==> flow/design.v <==
module ALUb
	(output reg [7:0] Result,
	output reg [3:0] NZVC,  
	input wire [7:0] A, B,
	input wire [2:0] ALU_Sel);
	always @ (*)
		begin
			case (ALU_Sel)
				3'b000: begin		 
							{NZVC[0], Result} = A + B; 		 
							NZVC[3] = Result[7];			 
							if (Result==0)
								NZVC[2] = 1;				 
							else
								NZVC[2] = 0;
							if (A[7]==0 && B[7]==0 && Result[7]==1) 		 
								NZVC[1] = 1;
							else if (A[7]==1 && B[7]==1 && Result[7]==0)
								NZVC[1] = 1;
							else
								NZVC[1] = 0;
						end
				3'b001: begin		 
							{NZVC[0], Result} = A + 1;
							NZVC[3] = Result[7];
							if (Result==0)
								NZVC[2] = 1;
							else
								NZVC[2] = 0;
							if (A[7]==0 && Result[7]==1) 
								NZVC[1] = 1;
							else
								NZVC[1] = 0;
						end	
				3'b010: begin		 
							{NZVC[0], Result} = A - B;
							NZVC[3] = Result[7];
							if (Result==0)
								NZVC[2] = 1;
							else
								NZVC[2] = 0;
							if (A[7]==0 && B[7]==1 && Result[7]==1) 
								NZVC[1] = 1;
							else if (A[7]==1 && B[7]==0 && Result[7]==0)
								NZVC[1] = 1;
							else 
								NZVC[1] = 0;
						end
				3'b011: begin		 
							{NZVC[0], Result} = A - 1;
							NZVC[3] = Result[7];
							if (Result==0)
								NZVC[2] = 1;
							else
								NZVC[2] = 0;
							if (A[7]==1 && Result[7]==0) 
								NZVC[1] = 1;
							else 
								NZVC[1] = 0;          
						end	
				3'b100: begin			 
							Result = A & B;
							NZVC[3] = Result[7];
							if (Result==0)
								NZVC[2] = 1;
							else
								NZVC[2] = 0;
							NZVC[1] = 0;
							NZVC[0] = 0;
						end
				3'b101: begin		 
							Result = A | B;
							NZVC[3] = Result[7];
							if (Result==0)
								NZVC[2] = 1;
							else
								NZVC[2] = 0;
							NZVC[1] = 0;
							NZVC[0] = 0;
						end
				3'b110: begin		 
							Result = A ^ B;
							NZVC[3] = Result[7];
							if (Result==0)
								NZVC[2] = 1;
							else
								NZVC[2] = 0;
							NZVC[1] = 0;
							NZVC[0] = 0;
						end
				3'b111: begin		 
							Result = ~A;
							NZVC[3] = Result[7];
							if (Result==0)
								NZVC[2] = 1;
							else
								NZVC[2] = 0;
							NZVC[1] = 0;
							NZVC[0] = 0;
						end	
				default: begin
							Result = 8'hXX;
							NZVC = 4'hX; 
						end
				endcase	
		end	
endmodule
module data_path 
	(output reg [7:0] address,
	output reg [7:0] to_memory,
	output reg [7:0] IR_out,
	output reg [3:0] CCR_Result, 
	input wire [7:0] from_memory,
	input wire [2:0] ALU_Sel,
	input wire [1:0] Bus1_Sel, Bus2_Sel,
	input wire IR_Load, MAR_Load, PC_Load, A_Load, B_Load, CCR_Load, PC_Inc,
	input wire Clk, Reset);
	wire [3:0] NZVC;
	reg [7:0] IR;
	reg [7:0] Bus1, Bus2;
	reg [7:0] PC, MAR, A, B;
	wire [7:0] ALU_Result;
	always @ (Bus1_Sel, PC, A, B) 
	begin: MUX_BUS1
		case (Bus1_Sel)
			2'b00 : Bus1 = PC;
			2'b01 : Bus1 = A;
			2'b10 : Bus1 = B; 
			default : Bus1 = 8'h00;
		endcase 
	end
	always @ (Bus2_Sel, ALU_Result, Bus1, from_memory) 
	begin: MUX_BUS2
		case (Bus2_Sel)
			2'b00 : Bus2 = ALU_Result;
			2'b01 : Bus2 = Bus1;
			2'b10 : Bus2 = from_memory; 
			default : Bus2 = 8'h00;
		endcase 
	end	
	always @ (Bus1, MAR) 
	begin
		to_memory = Bus1;
		address = MAR; 
	end
	always @ (posedge Clk or negedge Reset)
	begin: INSTRUCTION_REGISTER
		if (!Reset) begin
			IR <= 8'h00;
			IR_out <= 8'h00;  
		end else begin
			if (IR_Load) begin
				IR <= Bus2;
				IR_out <= Bus2;
			end
		end
	end
	always @ (posedge Clk or negedge Reset)
	begin: MEMORY_ADDRESS_REGISTER
		if (!Reset)
			MAR <= 8'h00;
		else
			if (MAR_Load)
				MAR <= Bus2;
	end
	always @ (posedge Clk or negedge Reset)
	begin: PROGRAM_COUNTER
		if (!Reset)
			PC <= 8'h00;
		else
			if (PC_Load)
				PC <= Bus2;
			else if (PC_Inc)
				PC <= MAR + 1;
	end
	always @ (posedge Clk or negedge Reset)  
	begin: A_REGISTER
		if (!Reset)
			A <= 8'h00;
		else
			if (A_Load)
				A <= Bus2;
	end
	always @ (posedge Clk or negedge Reset)  
	begin: B_REGISTER
		if (!Reset)
			B <= 8'h00;
		else
			if (B_Load)
				B <= Bus2;
	end
	ALUb alu(.A(A), .B(B), .ALU_Sel(ALU_Sel), .NZVC(NZVC), .Result(ALU_Result));  
	always @ (posedge Clk or negedge Reset)  
	begin: CONDITION_CODE_REGISTER
		if (!Reset)
			CCR_Result <= 4'h0;
		else
			if (CCR_Load)
				CCR_Result <= NZVC;
	end
endmodule
module control_unit 
	(output reg IR_Load, 
	 output reg MAR_Load, 
	 output reg PC_Load, PC_Inc, 
	 output reg A_Load, B_Load,
	 output reg CCR_Load,
	 output reg [2:0] ALU_Sel,
	 output reg [1:0] Bus1_Sel, Bus2_Sel,
	 output reg write, 
	 input wire [7:0] IR, 
	 input wire [3:0] CCR_Result,
     input wire Clk, Reset);
  	reg [7:0] current_state, next_state;
  	parameter S0_FETCH = 0,   
              S1_FETCH = 1,
              S2_FETCH = 2,
              S3_DECODE = 3,  
              S4_LDA_IMM = 4,  
              S5_LDA_IMM = 5,
              S6_LDA_IMM = 6,
              S4_LDA_DIR = 7,  
              S5_LDA_DIR = 8,
              S6_LDA_DIR = 9,
              S7_LDA_DIR = 10,
              S8_LDA_DIR = 11,
			  S4_STA_DIR = 12,  
			  S5_STA_DIR = 13, 
			  S6_STA_DIR = 14, 
			  S7_STA_DIR = 15, 
			  S4_LDB_IMM = 16,  
			  S5_LDB_IMM = 17,
			  S6_LDB_IMM = 18,
			  S4_LDB_DIR = 19,  
			  S5_LDB_DIR = 20,
			  S6_LDB_DIR = 21,
			  S7_LDB_DIR = 22,
			  S8_LDB_DIR = 23,
			  S4_STB_DIR = 24,  
			  S5_STB_DIR = 25,
			  S6_STB_DIR = 26,
			  S7_STB_DIR = 27,
			  S4_BRA = 28,  
			  S5_BRA = 29,
			  S6_BRA = 30,
			  S4_BEQ = 31,  
			  S5_BEQ = 32,
			  S6_BEQ = 33,
			  S7_BEQ = 34,  
			  S4_BNE = 35,  
			  S5_BNE = 36,
			  S6_BNE = 37,
			  S7_BNE = 38,  
			  S4_BMI = 39,  
			  S5_BMI = 40,
			  S6_BMI = 41, 
			  S7_BMI = 42,  
			  S4_BPL = 43,  
			  S5_BPL = 44,
			  S6_BPL = 45,
			  S7_BPL = 46,  
			  S4_BVS = 47,  
			  S5_BVS = 48,
			  S6_BVS = 49,
			  S7_BVS = 50,  
			  S4_BVC = 51,  
			  S5_BVC = 52, 
			  S6_BVC = 53,
			  S7_BVC = 54,  
			  S4_BCS = 55,  
			  S5_BCS = 56,
			  S6_BCS = 57,
			  S7_BCS = 58,  
			  S4_BCC = 59,  
			  S5_BCC = 60,
			  S6_BCC = 61,
			  S7_BCC = 62,  
			  S4_ADD_AB = 63,  
			  S4_SUB_AB = 64,  
			  S4_AND_AB = 65,  
			  S4_OR_AB = 66,  
 			  S4_INCA = 67,  
			  S4_INCB = 68,  
			  S4_DECA = 69,  
			  S4_DECB = 70,  
			  S4_XORAB = 71,  
			  S4_NOTA = 72,  
			  S4_NOTB = 73,  
			  S4_ADDAB_LDB = 74,  
			  S8_BSKIP = 75;  
			  parameter LDA_IMM = 8'h86;  
			  parameter LDA_DIR = 8'h87;  
			  parameter LDB_IMM = 8'h88;  
			  parameter LDB_DIR = 8'h89;  
			  parameter STA_DIR = 8'h96;  
			  parameter STB_DIR = 8'h97;  
			  parameter ADD_AB = 8'h42;  
			  parameter SUB_AB = 8'h43;  
			  parameter AND_AB = 8'h44;  
			  parameter OR_AB = 8'h45;  
			  parameter INCA = 8'h46;  
			  parameter INCB = 8'h47;  
			  parameter DECA = 8'h48;  
			  parameter DECB = 8'h49;  
			  parameter XOR_AB = 8'h4A;  
			  parameter NOTA = 8'h4B;  
			  parameter NOTB = 8'h4C;  
			  parameter ADDAB_LDB = 8'h4D;  
			  parameter BRA = 8'h20;  
			  parameter BMI = 8'h21;  
			  parameter BPL = 8'h22;  
			  parameter BEQ = 8'h23;  
			  parameter BNE = 8'h24;  
			  parameter BVS = 8'h25;  
			  parameter BVC = 8'h26;  
			  parameter BCS = 8'h27;  
			  parameter BCC = 8'h28;  
  	always @ (posedge Clk or negedge Reset)
  		begin: STATE_MEMORY
  			if (!Reset)
  				current_state <= S0_FETCH;
  			else
  				current_state <= next_state;
  		end
  	always @ (*)
  		begin: NEXT_STATE_LOGIC
  			case (current_state)
  				S0_FETCH : next_state = S1_FETCH;
  				S1_FETCH : next_state = S2_FETCH;
  				S2_FETCH : next_state = S3_DECODE;
  				S3_DECODE : if (IR == LDA_IMM) next_state = S4_LDA_IMM;
  							 else if (IR == LDA_DIR) next_state = S4_LDA_DIR;
  							 else if (IR == STA_DIR) next_state = S4_STA_DIR;
							 else if (IR == LDB_IMM) next_state = S4_LDB_IMM;
							 else if (IR == LDB_DIR) next_state = S4_LDB_DIR;
							 else if (IR == STA_DIR) next_state = S4_STA_DIR;
							 else if (IR == STB_DIR) next_state = S4_STB_DIR;
							 else if (IR == ADD_AB) next_state = S4_ADD_AB;
							 else if (IR == ADDAB_LDB) next_state = S4_ADDAB_LDB;
							 else if (IR == SUB_AB) next_state = S4_SUB_AB;
							 else if (IR == AND_AB) next_state = S4_AND_AB;
							 else if (IR == OR_AB) next_state = S4_OR_AB;
							 else if (IR == INCA) next_state = S4_INCA;
							 else if (IR == INCB) next_state = S4_INCB;
							 else if (IR == DECA) next_state = S4_DECA;
							 else if (IR == DECB) next_state = S4_DECB;
							 else if (IR == XOR_AB) next_state = S4_XORAB;
							 else if (IR == NOTA) next_state = S4_NOTA;
							 else if (IR == NOTB) next_state = S4_NOTB;
							 else if (IR == BRA) next_state = S4_BRA;
							 else if (IR == BMI) 
								begin
									if (CCR_Result[3] == 1)
										next_state = S4_BMI;
									else
										next_state = S7_BMI;
								end
							 else if (IR == BPL) 
								begin
									if (CCR_Result[3] == 0)
										next_state = S4_BPL;
									else
										next_state = S7_BPL;
								end
							 else if (IR == BEQ) 
							 	begin
									if (CCR_Result[2] == 1)
										next_state = S4_BEQ;
									else
										next_state = S7_BEQ;
								end
							 else if (IR == BNE) 
							 	begin
									if (CCR_Result[2] == 0)
										next_state = S4_BNE;
									else
										next_state = S7_BNE;
								end
							 else if (IR == BVS) 
							 	begin
									if (CCR_Result[1] == 1)
										next_state = S4_BVS;
									else
										next_state = S7_BVS;
								end
							 else if (IR == BVC) 
							 	begin
									if (CCR_Result[1] == 0)
										next_state = S4_BVC;
									else
										next_state = S7_BVC;
								end
							 else if (IR == BCS) 
							 	begin
									if (CCR_Result[0] == 1)
										next_state = S4_BCS;
									else
										next_state = S7_BCS;
								end
							 else if (IR == BCC) 
							 	begin
									if (CCR_Result[0] == 0)
										next_state = S4_BCC;
									else
										next_state = S7_BCC;
								end
							 else next_state = S3_DECODE;  
  				S4_LDA_IMM : next_state = S5_LDA_IMM;  
  				S5_LDA_IMM : next_state = S6_LDA_IMM;
				S6_LDA_IMM : next_state = S0_FETCH;
				S4_LDA_DIR : next_state = S5_LDA_DIR;
				S5_LDA_DIR : next_state = S6_LDA_DIR;
				S6_LDA_DIR : next_state = S7_LDA_DIR;
				S7_LDA_DIR : next_state = S8_LDA_DIR;
				S8_LDA_DIR : next_state = S0_FETCH;
				S4_STA_DIR : next_state = S5_STA_DIR;
				S5_STA_DIR : next_state = S6_STA_DIR;
				S6_STA_DIR : next_state = S7_STA_DIR;
				S7_STA_DIR : next_state = S0_FETCH;
				S4_LDB_IMM : next_state = S5_LDB_IMM;
				S5_LDB_IMM : next_state = S6_LDB_IMM;
				S6_LDB_IMM : next_state = S0_FETCH;
				S4_LDB_DIR : next_state = S5_LDB_DIR;
				S5_LDB_DIR : next_state = S6_LDB_DIR;
				S6_LDB_DIR : next_state = S7_LDB_DIR;
				S7_LDB_DIR : next_state = S8_LDB_DIR;
				S8_LDB_DIR : next_state = S0_FETCH;
				S4_STB_DIR : next_state = S5_STB_DIR;
				S5_STB_DIR : next_state = S6_STB_DIR;
				S6_STB_DIR : next_state = S7_STB_DIR;
				S7_STB_DIR : next_state = S0_FETCH;
				S4_BRA : next_state = S5_BRA;
				S5_BRA : next_state = S6_BRA;
				S6_BRA : next_state = S0_FETCH;
			  	S4_BEQ : next_state = S5_BEQ;
				S5_BEQ : next_state = S6_BEQ;
				S6_BEQ : next_state = S0_FETCH;
				S7_BEQ : next_state = S8_BSKIP;
				S4_BNE : next_state = S5_BNE;
				S5_BNE : next_state = S6_BNE;
				S6_BNE : next_state = S0_FETCH;
				S7_BNE : next_state = S8_BSKIP;
				S4_BMI : next_state = S5_BMI;
				S5_BMI : next_state = S6_BMI;
				S6_BMI : next_state = S0_FETCH;
				S7_BMI : next_state = S8_BSKIP;
				S4_BPL : next_state = S5_BPL;
				S5_BPL : next_state = S6_BPL;
				S6_BPL : next_state = S0_FETCH;
				S7_BPL : next_state = S8_BSKIP;
				S4_BVS : next_state = S5_BVS;
				S5_BVS : next_state = S6_BVS;
				S6_BVS : next_state = S0_FETCH;
				S7_BVS : next_state = S8_BSKIP;
				S4_BVC : next_state = S5_BVC;
				S5_BVC : next_state = S6_BVC;
				S6_BVC : next_state = S0_FETCH;
				S7_BVC : next_state = S8_BSKIP;
				S4_BCS : next_state = S5_BCS;
				S5_BCS : next_state = S6_BCS;
				S6_BCS : next_state = S0_FETCH;
				S7_BCS : next_state = S8_BSKIP;
				S4_BCC : next_state = S5_BCC;
				S5_BCC : next_state = S6_BCC;
				S6_BCC : next_state = S0_FETCH;
				S7_BCC : next_state = S8_BSKIP;
				S8_BSKIP : next_state = S0_FETCH;
				S4_ADD_AB : next_state = S0_FETCH;
				S4_SUB_AB : next_state = S0_FETCH;
				S4_AND_AB : next_state = S0_FETCH;
				S4_OR_AB : next_state = S0_FETCH;
				S4_INCA : next_state = S0_FETCH;
  				default  : next_state = S0_FETCH;
  			endcase
  		end
  		always @ (*)
  			begin: OUTPUT_LOGIC
  				case (current_state)
  					S0_FETCH : 
  						begin  
  							IR_Load = 0;
							MAR_Load = 1;
							PC_Load = 0;
							PC_Inc = 0;
 							A_Load = 0;
							B_Load = 0;
 							ALU_Sel = 3'b000;
 							CCR_Load = 0;
 							Bus1_Sel = 2'b00;  
  							Bus2_Sel = 2'b01;  
 							write = 0;
						end
					S1_FETCH : 
  						begin  
  							IR_Load = 0;
							MAR_Load = 0;
							PC_Load = 0;
							PC_Inc = 1;
 							A_Load = 0;
							B_Load = 0;
 							ALU_Sel = 3'b000;
 							CCR_Load = 0;
 							Bus1_Sel = 2'b00;  
  							Bus2_Sel = 2'b01;  
 							write = 0;
						end
					S2_FETCH :
						begin  
							IR_Load = 1;
							MAR_Load = 0;
							PC_Load = 0;
							PC_Inc = 0;
 							A_Load = 0;
							B_Load = 0;
 							ALU_Sel = 3'b000;
 							CCR_Load = 0;
 							Bus1_Sel = 2'b00;  
  							Bus2_Sel = 2'b10;  
 							write = 0;
						end
					S3_DECODE : 
  						begin  
  							IR_Load = 0;
							MAR_Load = 0;
							PC_Load = 0;
							PC_Inc = 0;
 							A_Load = 0;
							B_Load = 0;
 							ALU_Sel = 3'b000;
 							CCR_Load = 0;
 							Bus1_Sel = 2'b00;  
  							Bus2_Sel = 2'b01;  
 							write = 0;
						end
					S4_LDA_IMM : 
  						begin  
  							IR_Load = 0;
							MAR_Load = 1;
							PC_Load = 0;
							PC_Inc = 0;
 							A_Load = 0;
							B_Load = 0;
 							ALU_Sel = 3'b000;
 							CCR_Load = 0;
 							Bus1_Sel = 2'b00;  
  							Bus2_Sel = 2'b01;  
 							write = 0;
						end
					S5_LDA_IMM : 
  						begin  
  							IR_Load = 0;
							MAR_Load = 0;
							PC_Load = 0;
							PC_Inc = 1;
 							A_Load = 0;
							B_Load = 0;
 							ALU_Sel = 3'b000;
 							CCR_Load = 0;
 							Bus1_Sel = 2'b00;  
  							Bus2_Sel = 2'b10;  
 							write = 0;
						end
					S6_LDA_IMM : 
  						begin  
  							IR_Load = 0;
							MAR_Load = 0;
							PC_Load = 0;
							PC_Inc = 0;
 							A_Load = 1;
							B_Load = 0;
 							ALU_Sel = 3'b000;
 							CCR_Load = 0;
 							Bus1_Sel = 2'b00;  
  							Bus2_Sel = 2'b10;  
 							write = 0;
						end
					S4_LDA_DIR : 
  						begin  
  							IR_Load = 0;
							MAR_Load = 1;
							PC_Load = 0;
							PC_Inc = 0;
 							A_Load = 0;
							B_Load = 0;
 							ALU_Sel = 3'b000;
 							CCR_Load = 0;
 							Bus1_Sel = 2'b00;  
  							Bus2_Sel = 2'b01;  
 							write = 0;
						end
					S5_LDA_DIR : 
  						begin  
  							IR_Load = 0;
							MAR_Load = 0;
							PC_Load = 0;
							PC_Inc = 1;
 							A_Load = 0;
							B_Load = 0;
 							ALU_Sel = 3'b000;
 							CCR_Load = 0;
 							Bus1_Sel = 2'b00;  
  							Bus2_Sel = 2'b10;  
 							write = 0;
						end
					S6_LDA_DIR : 
  						begin  
  							IR_Load = 0;
							MAR_Load = 1;
							PC_Load = 0;
							PC_Inc = 0;
 							A_Load = 0;
							B_Load = 0;
 							ALU_Sel = 3'b000;
 							CCR_Load = 0;
 							Bus1_Sel = 2'b00;  
  							Bus2_Sel = 2'b10;  
 							write = 0;
						end
					S7_LDA_DIR :
						begin  
  							IR_Load = 0;
							MAR_Load = 0;
							PC_Load = 0;
							PC_Inc = 0;
 							A_Load = 0;
							B_Load = 0;
 							ALU_Sel = 3'b000;
 							CCR_Load = 0;
 							Bus1_Sel = 2'b00;  
  							Bus2_Sel = 2'b10;  
 							write = 0;
						end
					S8_LDA_DIR :
						begin  
  							IR_Load = 0;
							MAR_Load = 0;
							PC_Load = 0;
							PC_Inc = 0;
 							A_Load = 1;
							B_Load = 0;
 							ALU_Sel = 3'b000;
 							CCR_Load = 0;
 							Bus1_Sel = 2'b00;  
  							Bus2_Sel = 2'b10;  
 							write = 0;
						end
					S4_LDB_IMM : 
  						begin  
  							IR_Load = 0;
							MAR_Load = 1;
							PC_Load = 0;
							PC_Inc = 0;
 							A_Load = 0;
							B_Load = 0;
 							ALU_Sel = 3'b000;
 							CCR_Load = 0;
 							Bus1_Sel = 2'b00;  
  							Bus2_Sel = 2'b01;  
 							write = 0;
						end
					S5_LDB_IMM : 
  						begin  
  							IR_Load = 0;
							MAR_Load = 0;
							PC_Load = 0;
							PC_Inc = 1;
 							A_Load = 0;
							B_Load = 0;
 							ALU_Sel = 3'b000;
 							CCR_Load = 0;
 							Bus1_Sel = 2'b00;  
  							Bus2_Sel = 2'b10;  
 							write = 0;
						end
					S6_LDB_IMM : 
  						begin  
  							IR_Load = 0;
							MAR_Load = 0;
							PC_Load = 0;
							PC_Inc = 0;
 							A_Load = 0;
							B_Load = 1;
 							ALU_Sel = 3'b000;
 							CCR_Load = 0;
 							Bus1_Sel = 2'b00;  
  							Bus2_Sel = 2'b10;  
 							write = 0;
						end
					S4_LDB_DIR : 
  						begin  
  							IR_Load = 0;
							MAR_Load = 1;
							PC_Load = 0;
							PC_Inc = 0;
 							A_Load = 0;
							B_Load = 0;
 							ALU_Sel = 3'b000;
 							CCR_Load = 0;
 							Bus1_Sel = 2'b00;  
  							Bus2_Sel = 2'b01;  
 							write = 0;
						end
					S5_LDB_DIR : 
  						begin  
  							IR_Load = 0;
							MAR_Load = 0;
							PC_Load = 0;
							PC_Inc = 1;
 							A_Load = 0;
							B_Load = 0;
 							ALU_Sel = 3'b000;
 							CCR_Load = 0;
 							Bus1_Sel = 2'b00;  
  							Bus2_Sel = 2'b10;  
 							write = 0;
						end
					S6_LDB_DIR : 
  						begin  
  							IR_Load = 0;
							MAR_Load = 1;
							PC_Load = 0;
							PC_Inc = 0;
 							A_Load = 0;
							B_Load = 0;
 							ALU_Sel = 3'b000;
 							CCR_Load = 0;
 							Bus1_Sel = 2'b00;  
  							Bus2_Sel = 2'b10;  
 							write = 0;
						end
					S7_LDB_DIR : 
  						begin  
  							IR_Load = 0;
							MAR_Load = 0;
							PC_Load = 0;
							PC_Inc = 0;
 							A_Load = 0;
							B_Load = 0;
 							ALU_Sel = 3'b000;
 							CCR_Load = 0;
 							Bus1_Sel = 2'b00;  
  							Bus2_Sel = 2'b10;  
 							write = 0;
						end
					S8_LDB_DIR :
						begin  
  							IR_Load = 0;
							MAR_Load = 0;
							PC_Load = 0;
							PC_Inc = 0;
 							A_Load = 0;
							B_Load = 1;
 							ALU_Sel = 3'b000;
 							CCR_Load = 0;
 							Bus1_Sel = 2'b00;  
  							Bus2_Sel = 2'b10;  
 							write = 0;
						end
					S4_STA_DIR : 
  						begin  
  							IR_Load = 0;
							MAR_Load = 1;
							PC_Load = 0;
							PC_Inc = 0;
 							A_Load = 0;
							B_Load = 0;
 							ALU_Sel = 3'b000;
 							CCR_Load = 0;
 							Bus1_Sel = 2'b00;  
  							Bus2_Sel = 2'b01;  
 							write = 0;
						end
					S5_STA_DIR : 
  						begin  
  							IR_Load = 0;
							MAR_Load = 0;
							PC_Load = 0;
							PC_Inc = 1;
 							A_Load = 0;
							B_Load = 0;
 							ALU_Sel = 3'b000;
 							CCR_Load = 0;
 							Bus1_Sel = 2'b00;  
  							Bus2_Sel = 2'b10;  
 							write = 0;
						end
					S6_STA_DIR : 
  						begin  
  							IR_Load = 0;
							MAR_Load = 1;
							PC_Load = 0;
							PC_Inc = 0;
 							A_Load = 0;
							B_Load = 0;
 							ALU_Sel = 3'b000;
 							CCR_Load = 0;
 							Bus1_Sel = 2'b00;  
  							Bus2_Sel = 2'b10;  
 							write = 0;
						end
					S7_STA_DIR : 
  						begin  
  							IR_Load = 0;
							MAR_Load = 0;
							PC_Load = 0;
							PC_Inc = 0;
 							A_Load = 0;
							B_Load = 0;
 							ALU_Sel = 3'b000;
 							CCR_Load = 0;
 							Bus1_Sel = 2'b01;  
  							Bus2_Sel = 2'b00;  
 							write = 1;
						end
					S4_STB_DIR : 
  						begin  
  							IR_Load = 0;
							MAR_Load = 1;
							PC_Load = 0;
							PC_Inc = 0;
 							A_Load = 0;
							B_Load = 0;
 							ALU_Sel = 3'b000;
 							CCR_Load = 0;
 							Bus1_Sel = 2'b00;  
  							Bus2_Sel = 2'b01;  
 							write = 0;
						end
					S5_STB_DIR : 
  						begin  
  							IR_Load = 0;
							MAR_Load = 0;
							PC_Load = 0;
							PC_Inc = 1;
 							A_Load = 0;
							B_Load = 0;
 							ALU_Sel = 3'b000;
 							CCR_Load = 0;
 							Bus1_Sel = 2'b00;  
  							Bus2_Sel = 2'b10;  
 							write = 0;
						end
					S6_STB_DIR : 
  						begin  
  							IR_Load = 0;
							MAR_Load = 1;
							PC_Load = 0;
							PC_Inc = 0;
 							A_Load = 0;
							B_Load = 0;
 							ALU_Sel = 3'b000;
 							CCR_Load = 0;
 							Bus1_Sel = 2'b00;  
  							Bus2_Sel = 2'b10;  
 							write = 0;
						end
					S7_STB_DIR : 
  						begin  
  							IR_Load = 0;
							MAR_Load = 0;
							PC_Load = 0;
							PC_Inc = 0;
 							A_Load = 0;
							B_Load = 0;
 							ALU_Sel = 3'b000;
 							CCR_Load = 0;
 							Bus1_Sel = 2'b10;  
  							Bus2_Sel = 2'b00;  
 							write = 1;
						end
					S4_ADD_AB : 
  						begin  
  							IR_Load = 0;
							MAR_Load = 0;
							PC_Load = 0;
							PC_Inc = 0;
 							A_Load = 1;
							B_Load = 0;
 							ALU_Sel = 3'b000;
 							CCR_Load = 1;
 							Bus1_Sel = 2'b01;  
  							Bus2_Sel = 2'b00;  
 							write = 0;
						end
					S4_SUB_AB :
						begin  
							IR_Load = 0;
							MAR_Load = 0;
							PC_Load = 0;
							PC_Inc = 0;
 							A_Load = 1;
							B_Load = 0;
 							ALU_Sel = 3'b010;
 							CCR_Load = 1;
 							Bus1_Sel = 2'b01;  
  							Bus2_Sel = 2'b00;  
 							write = 0;
						end
					S4_AND_AB :
						begin  
							IR_Load = 0;
							MAR_Load = 0;
							PC_Load = 0;
							PC_Inc = 0;
 							A_Load = 1;
							B_Load = 0;
 							ALU_Sel = 3'b100;
 							CCR_Load = 1;
 							Bus1_Sel = 2'b01;  
  							Bus2_Sel = 2'b00;  
 							write = 0;
						end
					S4_OR_AB :
						begin  
							IR_Load = 0;
							MAR_Load = 0;
							PC_Load = 0;
							PC_Inc = 0;
 							A_Load = 1;
							B_Load = 0;
 							ALU_Sel = 3'b101;
 							CCR_Load = 1;
 							Bus1_Sel = 2'b01;  
  							Bus2_Sel = 2'b00;  
 							write = 0;
						end
					S4_INCA :
						begin  
							IR_Load = 0;
							MAR_Load = 0;
							PC_Load = 0;
							PC_Inc = 0;
 							A_Load = 1;
							B_Load = 0;
 							ALU_Sel = 3'b001;
 							CCR_Load = 1;
 							Bus1_Sel = 2'b01;  
  							Bus2_Sel = 2'b00;  
 							write = 0;
						end
					S4_DECA :
						begin  
							IR_Load = 0;
							MAR_Load = 0;
							PC_Load = 0;
							PC_Inc = 0;
 							A_Load = 1;
							B_Load = 0;
 							ALU_Sel = 3'b011;
 							CCR_Load = 1;
 							Bus1_Sel = 2'b01;  
  							Bus2_Sel = 2'b00;  
 							write = 0;
						end
					S4_XORAB :
						begin  
							IR_Load = 0;
							MAR_Load = 0;
							PC_Load = 0;
							PC_Inc = 0;
 							A_Load = 1;
							B_Load = 0;
 							ALU_Sel = 3'b110;
 							CCR_Load = 1;
 							Bus1_Sel = 2'b01;  
  							Bus2_Sel = 2'b00;  
 							write = 0;
						end
					S4_NOTA :
						begin  
							IR_Load = 0;
							MAR_Load = 0;
							PC_Load = 0;
							PC_Inc = 0;
 							A_Load = 1;
							B_Load = 0;
 							ALU_Sel = 3'b111;
 							CCR_Load = 1;
 							Bus1_Sel = 2'b01;  
  							Bus2_Sel = 2'b00;  
 							write = 0;
						end
					S4_ADDAB_LDB :
						begin  
							IR_Load = 0;
							MAR_Load = 0;
							PC_Load = 0;
							PC_Inc = 0;
 							A_Load = 0;
							B_Load = 1;
 							ALU_Sel = 3'b000;
 							CCR_Load = 1;
 							Bus1_Sel = 2'b01;  
  							Bus2_Sel = 2'b00;  
 							write = 0;
						end
					S4_INCB :
						begin  
							IR_Load = 0;
							MAR_Load = 0;
							PC_Load = 0;
							PC_Inc = 0;
							A_Load = 0;
							B_Load = 1;
							ALU_Sel = 3'b001;
							CCR_Load = 1;
							Bus1_Sel = 2'b10;  
							Bus2_Sel = 2'b00;  
							write = 0;
						end
					S4_DECB :
						begin  
							IR_Load = 0;
							MAR_Load = 0;
							PC_Load = 0;
							PC_Inc = 0;
							A_Load = 0;
							B_Load = 1;
							ALU_Sel = 3'b011;
							CCR_Load = 1;
							Bus1_Sel = 2'b10;  
							Bus2_Sel = 2'b00;  
							write = 0;
						end
					S4_NOTB :
						begin  
							IR_Load = 0;
							MAR_Load = 0;
							PC_Load = 0;
							PC_Inc = 0;
							A_Load = 0;
							B_Load = 1;
							ALU_Sel = 3'b111;
							CCR_Load = 1;
							Bus1_Sel = 2'b10;  
							Bus2_Sel = 2'b00;  
							write = 0;
						end
					S4_BRA :
						begin  
							IR_Load = 0;
							MAR_Load = 1;
							PC_Load = 0;
							PC_Inc = 0;
							A_Load = 0;
							B_Load = 0;
							ALU_Sel = 3'b000;
							CCR_Load = 0;
							Bus1_Sel = 2'b00;  
							Bus2_Sel = 2'b01;  
							write = 0;
						end
					S5_BRA :
						begin  
							IR_Load = 0;
							MAR_Load = 0;
							PC_Load = 0;
							PC_Inc = 0;
							A_Load = 0;
							B_Load = 0;
							ALU_Sel = 3'b000;
							CCR_Load = 0;
							Bus1_Sel = 2'b00;  
							Bus2_Sel = 2'b10;  
							write = 0;
						end
					S6_BRA :
						begin  
							IR_Load = 0;
							MAR_Load = 0;
							PC_Load = 1;
							PC_Inc = 0;
							A_Load = 0;
							B_Load = 0;
							ALU_Sel = 3'b000;
							CCR_Load = 0;
							Bus1_Sel = 2'b00;  
							Bus2_Sel = 2'b10;  
							write = 0;
						end
					S4_BMI :
						begin  
							IR_Load = 0;
							MAR_Load = 1;
							PC_Load = 0;
							PC_Inc = 0;
							A_Load = 0;
							B_Load = 0;
							ALU_Sel = 3'b000;
							CCR_Load = 0;
							Bus1_Sel = 2'b00;  
							Bus2_Sel = 2'b01;  
							write = 0;
						end
					S5_BMI :
						begin  
							IR_Load = 0;
							MAR_Load = 0;
							PC_Load = 0;
							PC_Inc = 0;
							A_Load = 0;
							B_Load = 0;
							ALU_Sel = 3'b000;
							CCR_Load = 0;
							Bus1_Sel = 2'b00;  
							Bus2_Sel = 2'b10;  
							write = 0;
						end
					S6_BMI :
						begin  
							IR_Load = 0;
							MAR_Load = 0;
							PC_Load = 1;
							PC_Inc = 0;
							A_Load = 0;
							B_Load = 0;
							ALU_Sel = 3'b000;
							CCR_Load = 0;
							Bus1_Sel = 2'b00;  
							Bus2_Sel = 2'b10;  
							write = 0;
						end
					S7_BMI :
						begin  
							IR_Load = 0;
							MAR_Load = 1;
							PC_Load = 0;
							PC_Inc = 0;
							A_Load = 0;
							B_Load = 0;
							ALU_Sel = 3'b000;
							CCR_Load = 0;
							Bus1_Sel = 2'b00;  
							Bus2_Sel = 2'b01;  
							write = 0;
						end
					S4_BPL :
						begin  
							IR_Load = 0;
							MAR_Load = 1;
							PC_Load = 0;
							PC_Inc = 0;
							A_Load = 0;
							B_Load = 0;
							ALU_Sel = 3'b000;
							CCR_Load = 0;
							Bus1_Sel = 2'b00;  
							Bus2_Sel = 2'b01;  
							write = 0;
						end
					S5_BPL :
						begin  
							IR_Load = 0;
							MAR_Load = 0;
							PC_Load = 0;
							PC_Inc = 0;
							A_Load = 0;
							B_Load = 0;
							ALU_Sel = 3'b000;
							CCR_Load = 0;
							Bus1_Sel = 2'b00;  
							Bus2_Sel = 2'b10;  
							write = 0;
						end
					S6_BPL :
						begin  
							IR_Load = 0;
							MAR_Load = 0;
							PC_Load = 1;
							PC_Inc = 0;
							A_Load = 0;
							B_Load = 0;
							ALU_Sel = 3'b000;
							CCR_Load = 0;
							Bus1_Sel = 2'b00;  
							Bus2_Sel = 2'b10;  
							write = 0;
						end
					S7_BPL :
						begin  
							IR_Load = 0;
							MAR_Load = 1;
							PC_Load = 0;
							PC_Inc = 0;
							A_Load = 0;
							B_Load = 0;
							ALU_Sel = 3'b000;
							CCR_Load = 0;
							Bus1_Sel = 2'b00;  
							Bus2_Sel = 2'b01;  
							write = 0;
						end
					S4_BEQ :
						begin  
							IR_Load = 0;
							MAR_Load = 1;
							PC_Load = 0;
							PC_Inc = 0;
							A_Load = 0;
							B_Load = 0;
							ALU_Sel = 3'b000;
							CCR_Load = 0;
							Bus1_Sel = 2'b00;  
							Bus2_Sel = 2'b01;  
							write = 0;
						end
					S5_BEQ :
						begin  
							IR_Load = 0;
							MAR_Load = 0;
							PC_Load = 0;
							PC_Inc = 0;
							A_Load = 0;
							B_Load = 0;
							ALU_Sel = 3'b000;
							CCR_Load = 0;
							Bus1_Sel = 2'b00;  
							Bus2_Sel = 2'b10;  
							write = 0;
						end
					S6_BEQ :
						begin  
							IR_Load = 0;
							MAR_Load = 0;
							PC_Load = 1;
							PC_Inc = 0;
							A_Load = 0;
							B_Load = 0;
							ALU_Sel = 3'b000;
							CCR_Load = 0;
							Bus1_Sel = 2'b00;  
							Bus2_Sel = 2'b10;  
							write = 0;
						end
					S7_BEQ :
						begin  
							IR_Load = 0;
							MAR_Load = 1;
							PC_Load = 0;
							PC_Inc = 0;
							A_Load = 0;
							B_Load = 0;
							ALU_Sel = 3'b000;
							CCR_Load = 0;
							Bus1_Sel = 2'b00;  
							Bus2_Sel = 2'b01;  
							write = 0;
						end
					S4_BNE :
						begin  
							IR_Load = 0;
							MAR_Load = 1;
							PC_Load = 0;
							PC_Inc = 0;
							A_Load = 0;
							B_Load = 0;
							ALU_Sel = 3'b000;
							CCR_Load = 0;
							Bus1_Sel = 2'b00;  
							Bus2_Sel = 2'b01;  
							write = 0;
						end
					S5_BNE :
						begin  
							IR_Load = 0;
							MAR_Load = 0;
							PC_Load = 0;
							PC_Inc = 0;
							A_Load = 0;
							B_Load = 0;
							ALU_Sel = 3'b000;
							CCR_Load = 0;
							Bus1_Sel = 2'b00;  
							Bus2_Sel = 2'b10;  
							write = 0;
						end
					S6_BNE :
						begin  
							IR_Load = 0;
							MAR_Load = 0;
							PC_Load = 1;
							PC_Inc = 0;
							A_Load = 0;
							B_Load = 0;
							ALU_Sel = 3'b000;
							CCR_Load = 0;
							Bus1_Sel = 2'b00;  
							Bus2_Sel = 2'b10;  
							write = 0;
						end
					S7_BNE :
						begin  
							IR_Load = 0;
							MAR_Load = 1;
							PC_Load = 0;
							PC_Inc = 0;
							A_Load = 0;
							B_Load = 0;
							ALU_Sel = 3'b000;
							CCR_Load = 0;
							Bus1_Sel = 2'b00;  
							Bus2_Sel = 2'b01;  
							write = 0;
						end
					S4_BVS :
						begin  
							IR_Load = 0;
							MAR_Load = 1;
							PC_Load = 0;
							PC_Inc = 0;
							A_Load = 0;
							B_Load = 0;
							ALU_Sel = 3'b000;
							CCR_Load = 0;
							Bus1_Sel = 2'b00;  
							Bus2_Sel = 2'b01;  
							write = 0;
						end
					S5_BVS :
						begin  
							IR_Load = 0;
							MAR_Load = 0;
							PC_Load = 0;
							PC_Inc = 0;
							A_Load = 0;
							B_Load = 0;
							ALU_Sel = 3'b000;
							CCR_Load = 0;
							Bus1_Sel = 2'b00;  
							Bus2_Sel = 2'b10;  
							write = 0;
						end
					S6_BVS :
						begin  
							IR_Load = 0;
							MAR_Load = 0;
							PC_Load = 1;
							PC_Inc = 0;
							A_Load = 0;
							B_Load = 0;
							ALU_Sel = 3'b000;
							CCR_Load = 0;
							Bus1_Sel = 2'b00;  
							Bus2_Sel = 2'b10;  
							write = 0;
						end
					S7_BVS :
						begin  
							IR_Load = 0;
							MAR_Load = 1;
							PC_Load = 0;
							PC_Inc = 0;
							A_Load = 0;
							B_Load = 0;
							ALU_Sel = 3'b000;
							CCR_Load = 0;
							Bus1_Sel = 2'b00;  
							Bus2_Sel = 2'b01;  
							write = 0;
						end
					S4_BVC :
						begin  
							IR_Load = 0;
							MAR_Load = 1;
							PC_Load = 0;
							PC_Inc = 0;
							A_Load = 0;
							B_Load = 0;
							ALU_Sel = 3'b000;
							CCR_Load = 0;
							Bus1_Sel = 2'b00;  
							Bus2_Sel = 2'b01;  
							write = 0;
						end
					S5_BVC :
						begin  
							IR_Load = 0;
							MAR_Load = 0;
							PC_Load = 0;
							PC_Inc = 0;
							A_Load = 0;
							B_Load = 0;
							ALU_Sel = 3'b000;
							CCR_Load = 0;
							Bus1_Sel = 2'b00;  
							Bus2_Sel = 2'b10;  
							write = 0;
						end
					S6_BVC :
						begin  
							IR_Load = 0;
							MAR_Load = 0;
							PC_Load = 1;
							PC_Inc = 0;
							A_Load = 0;
							B_Load = 0;
							ALU_Sel = 3'b000;
							CCR_Load = 0;
							Bus1_Sel = 2'b00;  
							Bus2_Sel = 2'b10;  
							write = 0;
						end
					S7_BVC :
						begin  
							IR_Load = 0;
							MAR_Load = 1;
							PC_Load = 0;
							PC_Inc = 0;
							A_Load = 0;
							B_Load = 0;
							ALU_Sel = 3'b000;
							CCR_Load = 0;
							Bus1_Sel = 2'b00;  
							Bus2_Sel = 2'b01;  
							write = 0;
						end
					S4_BCS :
						begin  
							IR_Load = 0;
							MAR_Load = 1;
							PC_Load = 0;
							PC_Inc = 0;
							A_Load = 0;
							B_Load = 0;
							ALU_Sel = 3'b000;
							CCR_Load = 0;
							Bus1_Sel = 2'b00;  
							Bus2_Sel = 2'b01;  
							write = 0;
						end
					S5_BCS :
						begin  
							IR_Load = 0;
							MAR_Load = 0;
							PC_Load = 0;
							PC_Inc = 0;
							A_Load = 0;
							B_Load = 0;
							ALU_Sel = 3'b000;
							CCR_Load = 0;
							Bus1_Sel = 2'b00;  
							Bus2_Sel = 2'b10;  
							write = 0;
						end
					S6_BCS :
						begin  
							IR_Load = 0;
							MAR_Load = 0;
							PC_Load = 1;
							PC_Inc = 0;
							A_Load = 0;
							B_Load = 0;
							ALU_Sel = 3'b000;
							CCR_Load = 0;
							Bus1_Sel = 2'b00;  
							Bus2_Sel = 2'b10;  
							write = 0;
						end
					S7_BCS :
						begin  
							IR_Load = 0;
							MAR_Load = 1;
							PC_Load = 0;
							PC_Inc = 0;
							A_Load = 0;
							B_Load = 0;
							ALU_Sel = 3'b000;
							CCR_Load = 0;
							Bus1_Sel = 2'b00;  
							Bus2_Sel = 2'b01;  
							write = 0;
						end
					S4_BCC :
						begin  
							IR_Load = 0;
							MAR_Load = 1;
							PC_Load = 0;
							PC_Inc = 0;
							A_Load = 0;
							B_Load = 0;
							ALU_Sel = 3'b000;
							CCR_Load = 0;
							Bus1_Sel = 2'b00;  
							Bus2_Sel = 2'b01;  
							write = 0;
						end
					S5_BCC :
						begin  
							IR_Load = 0;
							MAR_Load = 0;
							PC_Load = 0;
							PC_Inc = 0;
							A_Load = 0;
							B_Load = 0;
							ALU_Sel = 3'b000;
							CCR_Load = 0;
							Bus1_Sel = 2'b00;  
							Bus2_Sel = 2'b10;  
							write = 0;
						end
					S6_BCC :
						begin  
							IR_Load = 0;
							MAR_Load = 0;
							PC_Load = 1;
							PC_Inc = 0;
							A_Load = 0;
							B_Load = 0;
							ALU_Sel = 3'b000;
							CCR_Load = 0;
							Bus1_Sel = 2'b00;  
							Bus2_Sel = 2'b10;  
							write = 0;
						end
					S7_BCC :
						begin  
							IR_Load = 0;
							MAR_Load = 1;
							PC_Load = 0;
							PC_Inc = 0;
							A_Load = 0;
							B_Load = 0;
							ALU_Sel = 3'b000;
							CCR_Load = 0;
							Bus1_Sel = 2'b00;  
							Bus2_Sel = 2'b01;  
							write = 0;
						end
					S8_BSKIP :
						begin  
							IR_Load = 0;
							MAR_Load = 0;
							PC_Load = 0;
							PC_Inc = 1;
							A_Load = 0;
							B_Load = 0;
							ALU_Sel = 3'b000;
							CCR_Load = 0;
							Bus1_Sel = 2'b00;  
							Bus2_Sel = 2'b10;  
							write = 0;
						end
					default : 
						begin
							IR_Load = 0;
							MAR_Load = 0;
							PC_Load = 0;
							PC_Inc = 0;
							A_Load = 0;
							B_Load = 0;
							ALU_Sel = 3'b000;
							CCR_Load = 0;
							Bus1_Sel = 2'b00;  
							Bus2_Sel = 2'b00;  
							write = 0;
						end
  				endcase
  			end
endmodule
module cpu 
	(output wire [7:0] address,
	 output wire [7:0] to_memory,
	 output wire write,
	 input wire [7:0] from_memory, 
     input wire clk, reset);
        wire IR_Load;
    wire MAR_Load;
    wire PC_Load;
    wire PC_Inc;
    wire A_Load;
    wire B_Load;
    wire CCR_Load;
    wire[2:0] ALU_Sel;
    wire[1:0] Bus1_Sel, Bus2_Sel;
    wire[7:0] IR;
    wire[3:0] CCR_Result;
	control_unit ctrl_un0 (
        .IR_Load(IR_Load),
        .MAR_Load(MAR_Load),
        .PC_Load(PC_Load),
        .PC_Inc(PC_Inc),
        .A_Load(A_Load),
        .B_Load(B_Load),
        .CCR_Load(CCR_Load),
        .ALU_Sel(ALU_Sel),
        .Bus1_Sel(Bus1_Sel),
        .Bus2_Sel(Bus2_Sel),
        .write(write),
        .IR(IR),
        .CCR_Result(CCR_Result),
        .Clk(clk),
        .Reset(reset)
	);
	data_path dt_pht0 (
		.address(address),
        .to_memory(to_memory),
        .IR_out(IR),
        .CCR_Result(CCR_Result),
        .from_memory(from_memory),
        .ALU_Sel(ALU_Sel),
        .Bus1_Sel(Bus1_Sel),
        .Bus2_Sel(Bus2_Sel),
        .IR_Load(IR_Load),
        .MAR_Load(MAR_Load),
        .PC_Load(PC_Load),
        .PC_Inc(PC_Inc),
        .A_Load(A_Load),
        .B_Load(B_Load),
        .CCR_Load(CCR_Load),
        .Clk(clk),
        .Reset(reset)
	);
endmodule
# Step by step through the tools: cpu
# What the tools print for cpu, step after step.
# Line numbers count from 1 in the design file above.
# Operators: Yosys type, input widths -> output width; for muxes data width and select width s.
# Cell names lack the library's common part.
# Not given: n/a
# setup
design	cpu
clk_port	clk
lib	sky130hd
corner	tt_025C_1v80

# Word-level counts
# Source: Yosys, flattened and elaborated, memories not mapped. Widths are those after wreduce. Registers that Yosys merges into a memory's read port (data or address) are not register bits. Print and check cells do not count. Equal cells are merged and count once.
# Yosys's memory passes give these memory sizes; they may raise the number of words (mostly to a power of two), join words into wider ones and drop unused or constant bits.
# word_totals
latchBits	0
ramBits	0
clocked_rd_ports_x_width	0
ff_bits	52
mem_bits_ro	1920
wordCells	192
memories	1
# classes
logic	9
add_sub_neg	5
mul	0
cmp	0
muxes	60
n_reduce_logical	25
shift	0
n_div	0
n_eq	85
# memory_table
name	words	width	rd	write_ports	line_no	rtl
(no name shown)	128	15	1	0	478	case (current_state)
# op_table
operator	count
$pmux 8 s41	1
$eq 8x6->1 const B	32
$mux 8	29
$eq 8x5->1 const B	12
$eq 8x7->1 const B	12
$logic_not 8->1	9
$pmux 8 s8	1
$eq 8x4->1 const B	6
$eq 8x8->1 const B	6
$pmux 8 s3	2
$eq 8x3->1 const B	3
$eq 8x2->1 const B	2
$pmux 1 s8	2
$mux 15	1
$mux 1	14
$eq 3x3->1 const B	4
$mux 3	4
$logic_and 1x1->1	10
$pmux 1 s5	2
$add 8x1->9 const B	1
$sub 8x1->9 const B	1
$add 8x8->9	1
$sub 8x8->9	1
$add 8x1->8 const B	1
$eq 8x1->1 const B	1
$and 8x8->8	1
$or 8x8->8	1
$xor 8x8->8	1
# Other operator kinds: 14; their cells: 23.

# Depth
# Yosys ltp: most cells in a row. Word level: on the elaborated netlist, between registers, memories and ports. Mapped: between sequential cells and ports; inverters and the memories' decode and read muxes count.
# logic_depth
ltp_word	29
abc_area	0
depth_mapped	12
ltp_nobuf	11

# After synthesis
# Source: synth_stat.txt of the flow (Yosys; design flattened, memories mapped). It holds for the ABC_AREA given above (unset counts as 0); a run with the other value may have another netlist.
# The area totals of this step are shown rounded.
# mapped
sequential_area_um2	1280
mapped_cells	816
synth_area_um2	6180
ffs	51
# types
type	count
dfrtp_1	51
ha_1	38
a21oi_1	67
nand2_1	71
o21ai_0	48
nor2_1	63
mux2_2	17
nor3_1	33
xnor2_1	17
clkbuf_1	36
nand3_1	26
inv_1	32
a31oi_1	18
nor2b_1	18
and3_1	16
a221o_1	9
o211ai_1	12
o22ai_1	14
# Not listed: further types 71, cells in them 230.
# By module: a second synthesis without flattening, with its own total; a netlist apart from the flattened one above.
# unflattened
hier_cells	788
hier_area_um2	5930
# Rows give one instance, submodules left out.
# by_module
mod	n_cells	instances	mod_area_um2
data_path	210	1	2080
ALUb	271	1	1980
control_unit	307	1	1870
cpu	0	1	0.0

# Worst setup path after synthesis
# OpenSTA on the mapped netlist: ideal clock, no wires. The path of least setup slack (recovery checks aside). Input and output delay are each 20% of the period. Register names are those of the netlist, which keeps one name where synthesis merged equal registers.
# synth_timing
kind	flip-flop to output port
startpoint	reg ctrl_un0.current_state[1]
endpoint	out to_memory[2]
out_delay_ns	1.600
period_ns	8.0
stages	10
path_buffers	2
path_delay_ns	2.117
t_arrival_ns	2.117
slack_ns	4.283
period_less_setup_slack_ns	3.717
# "path_delay_ns" = arrival - input delay + setup time.
# At an output port there is no setup time.
# "stages": output pins that drive a net of the path, with the launching flip-flop's if there is one; two outputs of one cell count as two.
# "period_less_setup_slack_ns" = period - worst setup slack (recovery checks aside). The figure is calculated, with input and output delays left at 20% of the set period.
# Between the ends stands the longest chain of elaborated cells between them, by number of cells; it is not shown to be the way that was timed. Of several equally long chains one is given.
# Each line given opens the expression or statement behind the cell; cells for indexed reads and writes are added by Yosys, which also makes memories of some case tables.
# A memory read counts as a cell of the chain, while the word-level depth stops at memories.
# synth_via
path_cell_list	dfrtp_1 -> ha_1 -> buf_2 -> nand2b_1 -> or4_1 -> and2_1 -> clkbuf_2 -> a21oi_1 -> a2bb2oi_1 -> inv_1
elab_chain_len	4
cone_cells	6
cone_lines	2
cone_classes	eq/ne: 2; mux: 2; reduce/logical: 1; memory: 1
# synth_lines
item	line_no	rtl
start: declaration	214	reg [7:0] current_state, next_state;
start: assignment	321	current_state <= S0_FETCH;
start: assignment	323	current_state <= next_state;
$mem_v2 128x15	478	case (current_state)
$mux 15	478
$eq 2x2->1	125	case (Bus1_Sel)
$pmux 8 s3	125
end: declaration	1562	output wire [7:0] to_memory,

# Path in the finished layout
# From the final timing report of run 1: the path of least setup slack in the routed layout; clock arrival at registers is part of the times.
# layout_timing
kind	flip-flop to output port
startpoint	reg ctrl_un0.current_state[1]
endpoint	out to_memory[2]
t_arrival_ns	3.82
out_delay_ns	1.60
period_ns	8.0
stages	9
slack_ns	2.58
path_buffers	1
# Between the ends stands the longest chain of elaborated cells between them, by number of cells; it is not shown to be the way that was timed. Of several equally long chains one is given.
# A memory read counts as a cell of the chain, while the word-level depth stops at memories.
# layout_via
path_cell_list	dfrtp_1 -> ha_1 -> nand2b_1 -> or4_1 -> and2_1 -> a21oi_1 -> a2bb2oi_1 -> inv_1 -> clkdlybuf4s50_1
elab_chain_len	4
cone_cells	6
cone_lines	2
cone_classes	eq/ne: 2; mux: 2; reduce/logical: 1; memory: 1
# layout_lines
item	line_no	rtl
start: declaration	214	reg [7:0] current_state, next_state;
start: assignment	321	current_state <= S0_FETCH;
start: assignment	323	current_state <= next_state;
$mem_v2 128x15	478	case (current_state)
$mux 15	478
$eq 2x2->1	125	case (Bus1_Sel)
$pmux 8 s3	125
end: declaration	1562	output wire [7:0] to_memory,

# Stored flow runs of cpu (6 of them; Yosys, OpenROAD, sky130hd). They differ in their settings and are not a sequence. Constraints: input delay and output delay 20% of the set period each, output load 0.01 pF.
# "clock_period_reached_ns" means the clock period less the worst setup slack. The figure is calculated, with input and output delays left at 20% of the set period.
# "worst_path_time_ns": the worst setup path's part of the clock period (all of it between registers, 20% less for each end at a port) less its slack. A launch clock that arrives late makes it longer, a capture clock that arrives late makes it shorter.
# Values from the reports are rounded here.
# Settings: . = not set for that run.
# Results: . = not shown.
run	period_ns	CAP_MARGIN	CORE_MARGIN	CORE_UTILIZATION	SLEW_MARGIN	CELL_PAD_IN_SITES_GLOBAL_PLACEMENT	CTS_CLUSTER_DIAMETER	CTS_CLUSTER_SIZE	MIN_ROUTING_LAYER	PLACE_DENSITY_LB_ADDON	SETUP_SLACK_MARGIN	TNS_END_PERCENT	CELL_PAD_IN_SITES_DETAIL_PLACEMENT	CORE_ASPECT_RATIO	GPL_ROUTABILITY_DRIVEN	GPL_TIMING_DRIVEN	PLACE_DENSITY	ABC_AREA	MAX_ROUTING_LAYER	final_stdcell_area_um2	final_setup_ws_ns	worst_path_time_ns	timing.worst_path_kind	yosys.chip_area_um2	hold_ws_ns	dieArea_um2	clock_period_reached_ns
run 1	8.0	20	2	40	20	.	.	.	.	.	.	.	.	.	.	.	.	.	.	6590	2.58	3.82	flip-flop to output port	6180	0.552	16500	5.418
run 2	4.67	20	2	31	20	3	335	40	met1	0.06	0.83	60	.	.	.	.	.	.	.	6950	0.899	2.84	flip-flop to output port	6180	0.556	21100	3.771
run 3	8.14	20	2	45	20	2	339	64	met1	.	.	.	2	1.14	0	0	0.54	.	.	6810	2.22	4.29	flip-flop to output port	6180	0.599	14700	5.916
run 4	8.0	10	2	45	20	1	221	11	met2	0.11	1.0	.	.	0.61	1	.	.	1	.	.	.	.	.	.	.	.	.
run 5	8.14	20	2	54	20	0	339	49	met2	.	.	15	2	1.65	1	1	0.76	1	met4	.	.	.	.	.	.	.	.
run 6	8.0	30	2	45	20	1	221	11	met2	.	1.0	.	.	0.61	0	.	.	1	.	.	.	.	.	.	.	.	.
# Run 4: incomplete, routing halted on GRT-0116
# Run 5: incomplete, placement halted on DPL-0033
# Run 6: incomplete, routing halted on GRT-0116
